==> flow/design.v <==
`timescale 1ns / 1ps
module booth(
    input clk,
    input load,
    input reset,
    input [31:0] M,  
    input [31:0] Q,  
    output reg [63:0] P,  
    output done           
    );
    reg signed [63:0] A;                
    reg signed [31:0] Q_temp;            
    reg signed [31:0] M_temp;            
    reg [4:0] Count;                       
    reg Q_minus_one;                     
    always @(posedge clk)
    begin
        if (reset == 1) 
        begin
            A = 64'b0;
            Q_minus_one = 0;
            P = 64'b0;
            Q_temp = 32'b0;
            M_temp = 32'b0;
            Count = 5'd16;
        end
        else if (load == 1)
        begin
            Q_temp = Q;
            M_temp = M;
            A = 64'b0;    
            Q_minus_one = 0;  
            Count = 5'd16;    
        end
        else if (Count > 5'd0)
        begin
            case ({Q_temp[1:0], Q_minus_one})
                3'b000, 3'b111:   
                    begin
                    end
                3'b001, 3'b010:   
                    begin
                        A = A + {{32{M_temp[31]}}, M_temp};
                    end
                3'b011:   
                    begin
                        A = A + ({{32{M_temp[31]}}, M_temp} << 1); 
                    end
                3'b100:   
                    begin
                        A = A - ({{32{M_temp[31]}}, M_temp} << 1); 
                    end
                3'b101, 3'b110:   
                    begin
                        A = A - {{32{M_temp[31]}}, M_temp}; 
                    end
            endcase
            Q_minus_one = Q_temp[1];
            Q_temp = {A[1:0], Q_temp[31:2]};   
            A = {A[63], A[63:2]};   
            Count = Count - 1'b1;
        end
        else
        begin
            Count = 5'b0;
        end
        P = {A[31:0], Q_temp};
    end
    assign done = (Count == 5'd0);
endmodule
# Reports on booth
# The steps from the RTL of booth to its reports follow in flow order.
# Line numbers count from 1 in the design file above.
# Library cell names are shortened.
# Not given: -
[setup] top="booth" clock="clk" library="sky130hd" lib_corner="tt_025C_1v80"

# Word level
# Yosys after proc, flatten, opt, wreduce and memory -nomap, before mapping. Memory bits, and registers merged into a memory's read port (data or address), are not among the register bits. Print and check cells are not counted. Equal cells are merged and count once.
[word_totals] ff_bits=198 inputBits=67 out_inout_bits=65 elab_cells=37
[classes] add_sub_neg=5 compare=1 equal=7 muxes=8 logic=1 n_reduce_logical=7
[ops] op="64-bit parallel mux with 5-bit select" count=1
[ops] op="64-bit adder" count=2
[ops] op="64-bit subtractor" count=2
[ops] op="64-bit two-way mux" count=2
[ops] op="32-bit two-way mux" count=4
[ops] op="3-bit equality test with constant B" count=4
[ops] op="2-bit OR reduction" count=4
[ops] op="3-bit by 2-bit equality test with 1-bit output with constant B" count=2
[ops] op="5-bit by 1-bit subtractor with 5-bit output with constant B" count=1
[ops] op="5-bit by 1-bit greater-than comparator with 1-bit output with constant B" count=1
[ops] op="5-bit zero test" count=1
[ops] op="5-bit two-way mux" count=1
[ops] op="3-bit by 1-bit equality test with 1-bit output with constant B" count=1
[ops] op="3-bit zero test" count=1
[ops] op="3-bit OR reduction" count=1
[ops] op="1-bit inverter" count=1

# Depth
# Depth = most cells in a row (Yosys ltp): at word level without a register or memory, in the mapped netlist without a sequential cell, where the memories' decode and read muxes count.
[depth] depth_word=6 abc_area=0 mapped_depth=25 mapped_depth_nobuf=23

# Synthesis result
# Yosys stat after the flow's synthesis: flattened, memories mapped to cells. It holds for the ABC_AREA given above (unset counts as 0); a run with the other value may have another netlist.
# The area totals of this step are shown rounded.
[by_type] type="dfxtp_1" count=132 type_area_um2=2.64E+03
[by_type] type="ha_1" count=128 type_area_um2=1.6E+03
[by_type] type="a21oi_1" count=299 type_area_um2=1.5E+03
[by_type] type="nand2_1" count=250 type_area_um2=938.4
[by_type] type="xnor2_1" count=102 type_area_um2=893.357
[by_type] type="nor2_1" count=209 type_area_um2=784.502
[by_type] type="o21ai_0" count=148 type_area_um2=740.71
[by_type] type="xor2_1" count=71 type_area_um2=621.846
[by_type] type="a21o_1" count=68 type_area_um2=510.49
[by_type] type="clkbuf_1" count=136 type_area_um2=510.49
[by_type] type="a221oi_1" count=48 type_area_um2=420.403
[by_type] type="mux2i_1" count=38 type_area_um2=380.365
[by_type] type="buf_4" count=32 type_area_um2=240.23
[by_type] type="nand4_1" count=37 type_area_um2=231.472
[by_type] type="nand3_1" count=39 type_area_um2=195.187
[by_type] type="o21bai_1" count=25 type_area_um2=187.68
[by_type] type="a31oi_1" count=28 type_area_um2=175.168
[by_type] type="a21boi_0" count=23 type_area_um2=172.666
# Other cell types: 77; their cells: 328.
[synth_totals] mapped_cells=2141 mapped_area_um2=15150 seq_area_um2=2643 ff_cells=132 n_buf=195

# Worst setup path after synthesis
# Path of least setup slack by OpenSTA after synthesis, without wires, with an ideal clock, recovery checks aside; 20% of the period is set as input and as output delay. Where synthesis merged equal registers, the netlist keeps one of their names.
[synth_path] path_type="register to register" start="reg M_temp[3]" end="reg A[57]" tclk_ps=10000 setup_ps=120 launch_ps=0 arrival_time_ps=4989 required_time_ps=9880 path_slack_ps=4891 delay_ps=5109 path_stages=26 n_path_buf=2 synth_period_reached_ps=5109
# "delay_ps" = arrival - input delay + setup time.
# "path_stages" counts driving pins, that of a launching flip-flop among them; a cell with two outputs on the path counts twice.
# "synth_period_reached_ps" = period - worst setup slack (recovery checks aside). The figure is calculated, with input and output delays left at 20% of the set period.
# Between the ends stands the longest chain of elaborated cells between them, by number of cells; it is not shown to be the way that was timed. Of several equally long chains one is given.
# A line is the first line of the expression or statement that the cell stems from. Yosys adds cells for indexed reads and writes and turns some case tables into memories.
# A register here has more assigning lines than the two given.
[synth_via] path_cell_list="dfxtp_1 > buf_6 > or4_4 > nor2b_2 > and2_1 > nand2_1 > nor2_1 > nand2_1 > nor3_2 > nand4b_2 > clkbuf_1 > ha_1 > nand2_1 > o21ai_0 > ha_1 > nand4_1 > or3_1 > nand2b_1 > a21oi_1 > o21ai_0 > a31oi_1 > a211oi_2 > o21ai_1 > nand4_1 > mux2i_1 > a211o_1" elab_chain_len=4 cells_between=7 cone_lines=7 cone_classes="add/sub (4); mux (3)"
[synth_rtl] item="from (decl)" line_no=13 text="reg signed [31:0] M_temp;"
[synth_rtl] item="from (assign)" line_no=24 text="M_temp = 32'b0;"
[synth_rtl] item="from (assign)" line_no=30 text="M_temp = M;"
[synth_rtl] item="64-bit subtractor" line_no=55 text="A = A - {{32{M_temp[31]}}, M_temp};"
[synth_rtl] item="64-bit parallel mux with 5-bit select" line_no=37 text="case ({Q_temp[1:0], Q_minus_one})"
[synth_rtl] item="64-bit two-way mux" line_no=35 text="else if (Count > 5'd0)"
[synth_rtl] item="64-bit two-way mux" line_no=27 text="else if (load == 1)"
[synth_rtl] item="to (assign)" line_no=43 text="A = A + {{32{M_temp[31]}}, M_temp};"
[synth_rtl] item="to (assign)" line_no=47 text="A = A + ({{32{M_temp[31]}}, M_temp} << 1);"
[synth_rtl] item="to (decl)" line_no=11 text="reg signed [63:0] A;"

# Worst path after layout
# Path of least setup slack in the final report of record 1 (OpenROAD, finished layout, wires in). Where an end is a register, its clock arrival counts in the times.
# The path's times are printed in steps of 10 ps; the period is the one set.
[layout_path] path_type="register to register" start="reg M_temp[4]" end="reg A[60]" tclk_ps=6530 setup_ps=100 launch_ps=460 arrival_time_ps=5300 required_time_ps=6890 path_slack_ps=1580 path_stages=24 n_path_buf=4
# Between the ends stands the longest chain of elaborated cells between them, by number of cells; it is not shown to be the way that was timed. Of several equally long chains one is given.
# A register here has more assigning lines than the two given.
[layout_via] path_cell_list="dfxtp_4 > or4_4 > or2_4 > nand2b_4 > nor4_4 > buf_6 > buf_6 > nand4b_4 > nor2_4 > buf_6 > buf_12 > o31a_1 > ha_4 > nand4_1 > nor3_2 > a222oi_1 > a31oi_1 > nor2b_1 > o221a_2 > o41ai_4 > a221oi_2 > o21ai_1 > xor2_1 > a21o_1" elab_chain_len=4 cells_between=7 cone_lines=7 cone_classes="add/sub (4); mux (3)"
[layout_rtl] item="from (decl)" line_no=13 text="reg signed [31:0] M_temp;"
[layout_rtl] item="from (assign)" line_no=24 text="M_temp = 32'b0;"
[layout_rtl] item="from (assign)" line_no=30 text="M_temp = M;"
[layout_rtl] item="64-bit subtractor" line_no=55 text="A = A - {{32{M_temp[31]}}, M_temp};"
[layout_rtl] item="64-bit parallel mux with 5-bit select" line_no=37 text="case ({Q_temp[1:0], Q_minus_one})"
[layout_rtl] item="64-bit two-way mux" line_no=35 text="else if (Count > 5'd0)"
[layout_rtl] item="64-bit two-way mux" line_no=27 text="else if (load == 1)"
[layout_rtl] item="to (assign)" line_no=43 text="A = A + {{32{M_temp[31]}}, M_temp};"
[layout_rtl] item="to (assign)" line_no=47 text="A = A + ({{32{M_temp[31]}}, M_temp} << 1);"
[layout_rtl] item="to (decl)" line_no=11 text="reg signed [63:0] A;"

Subject: booth on sky130hd, stored results

Hello all,

Module booth, platform sky130hd: 5 stored runs of the flow (Yosys, OpenROAD) with differing settings, in no particular order. Input and output delays are each 20% of the period that was set; the output load is 0.01 pF.
"achieved clock period" is the run's clock period less its worst setup slack. It is reckoned from that one timing run; input and output delays stay at 20% of the period that was set.
"worst setup path time" means the part of the period allowed to the worst setup path (the constraints hold back 20% at inputs and 20% at outputs) less its slack; where the path has registers, the arrival times of their clocks count too.
"power" is the tool's figure for a default switching activity; nothing was simulated.
"worst setup path time" is known to 10 ps.
The results are shown rounded.
[record 1] settings: CORE_UTILIZATION=40, SETUP_SLACK_MARGIN=1.71, period_ns=6.53, CAP_MARGIN=20, CORE_MARGIN=2, SLEW_MARGIN=20
[record 1] result: chip area after synthesis (Yosys) 15150 um^2, die area 39460 um^2, standard-cell area of the final layout 19350 um^2, utilization 51.6 %, worst setup slack after layout 1582 ps, total negative slack 0 ps, worst hold slack 441 ps, power 3.497 mW, achieved clock period 4948 ps, worst setup path time 4950 ps, worst setup path kind register to register
[record 2] settings: CAP_MARGIN=10, CORE_UTILIZATION=52, CTS_CLUSTER_DIAMETER=50, CTS_CLUSTER_SIZE=99, GPL_ROUTABILITY_DRIVEN=1, GPL_TIMING_DRIVEN=1, MAX_ROUTING_LAYER=met5, PLACE_DENSITY_LB_ADDON=0.25, SETUP_SLACK_MARGIN=0.65, TNS_END_PERCENT=100, period_ns=5.46, CORE_MARGIN=2, SLEW_MARGIN=20
[record 2] result: chip area after synthesis (Yosys) 15150 um^2, die area 30520 um^2, standard-cell area of the final layout 19020 um^2, utilization 66.3 %, worst setup slack after layout 495 ps, total negative slack 0 ps, worst hold slack 449 ps, power 4.118 mW, achieved clock period 4965 ps, worst setup path time 4970 ps, worst setup path kind register to register
[record 3] settings: CAP_MARGIN=5, CORE_UTILIZATION=40, CTS_CLUSTER_SIZE=88, MIN_ROUTING_LAYER=met1, PLACE_DENSITY_LB_ADDON=0.05, SETUP_SLACK_MARGIN=0.08, period_ns=7.9, CORE_MARGIN=2, SLEW_MARGIN=20
[record 3] result: chip area after synthesis (Yosys) 15150 um^2, die area 39460 um^2, standard-cell area of the final layout 17030 um^2, utilization 45.4 %, worst setup slack after layout 1521 ps, total negative slack 0 ps, worst hold slack 444 ps, power 2.685 mW, achieved clock period 6379 ps, worst setup path time 6380 ps, worst setup path kind register to register
[record 4] settings: CORE_ASPECT_RATIO=0.7, CORE_MARGIN=5, CORE_UTILIZATION=40, SETUP_SLACK_MARGIN=0.11, period_ns=10.0, CAP_MARGIN=20, SLEW_MARGIN=20
[record 4] result: chip area after synthesis (Yosys) 15150 um^2, die area 41940 um^2, standard-cell area of the final layout 16940 um^2, utilization 45.5 %, worst setup slack after layout 3372 ps, total negative slack 0 ps, worst hold slack 441 ps, power 2.061 mW, achieved clock period 6628 ps, worst setup path time 6630 ps, worst setup path kind register to register
[record 5] settings: CORE_UTILIZATION=40, period_ns=8.02, CAP_MARGIN=20, CORE_MARGIN=2, SLEW_MARGIN=20
[record 5] result: chip area after synthesis (Yosys) 15150 um^2, die area 39460 um^2, standard-cell area of the final layout 17000 um^2, utilization 45.4 %, worst setup slack after layout 1644 ps, total negative slack 0 ps, worst hold slack 446 ps, power 2.590 mW, achieved clock period 6376 ps, worst setup path time 6380 ps, worst setup path kind register to register

Thanks
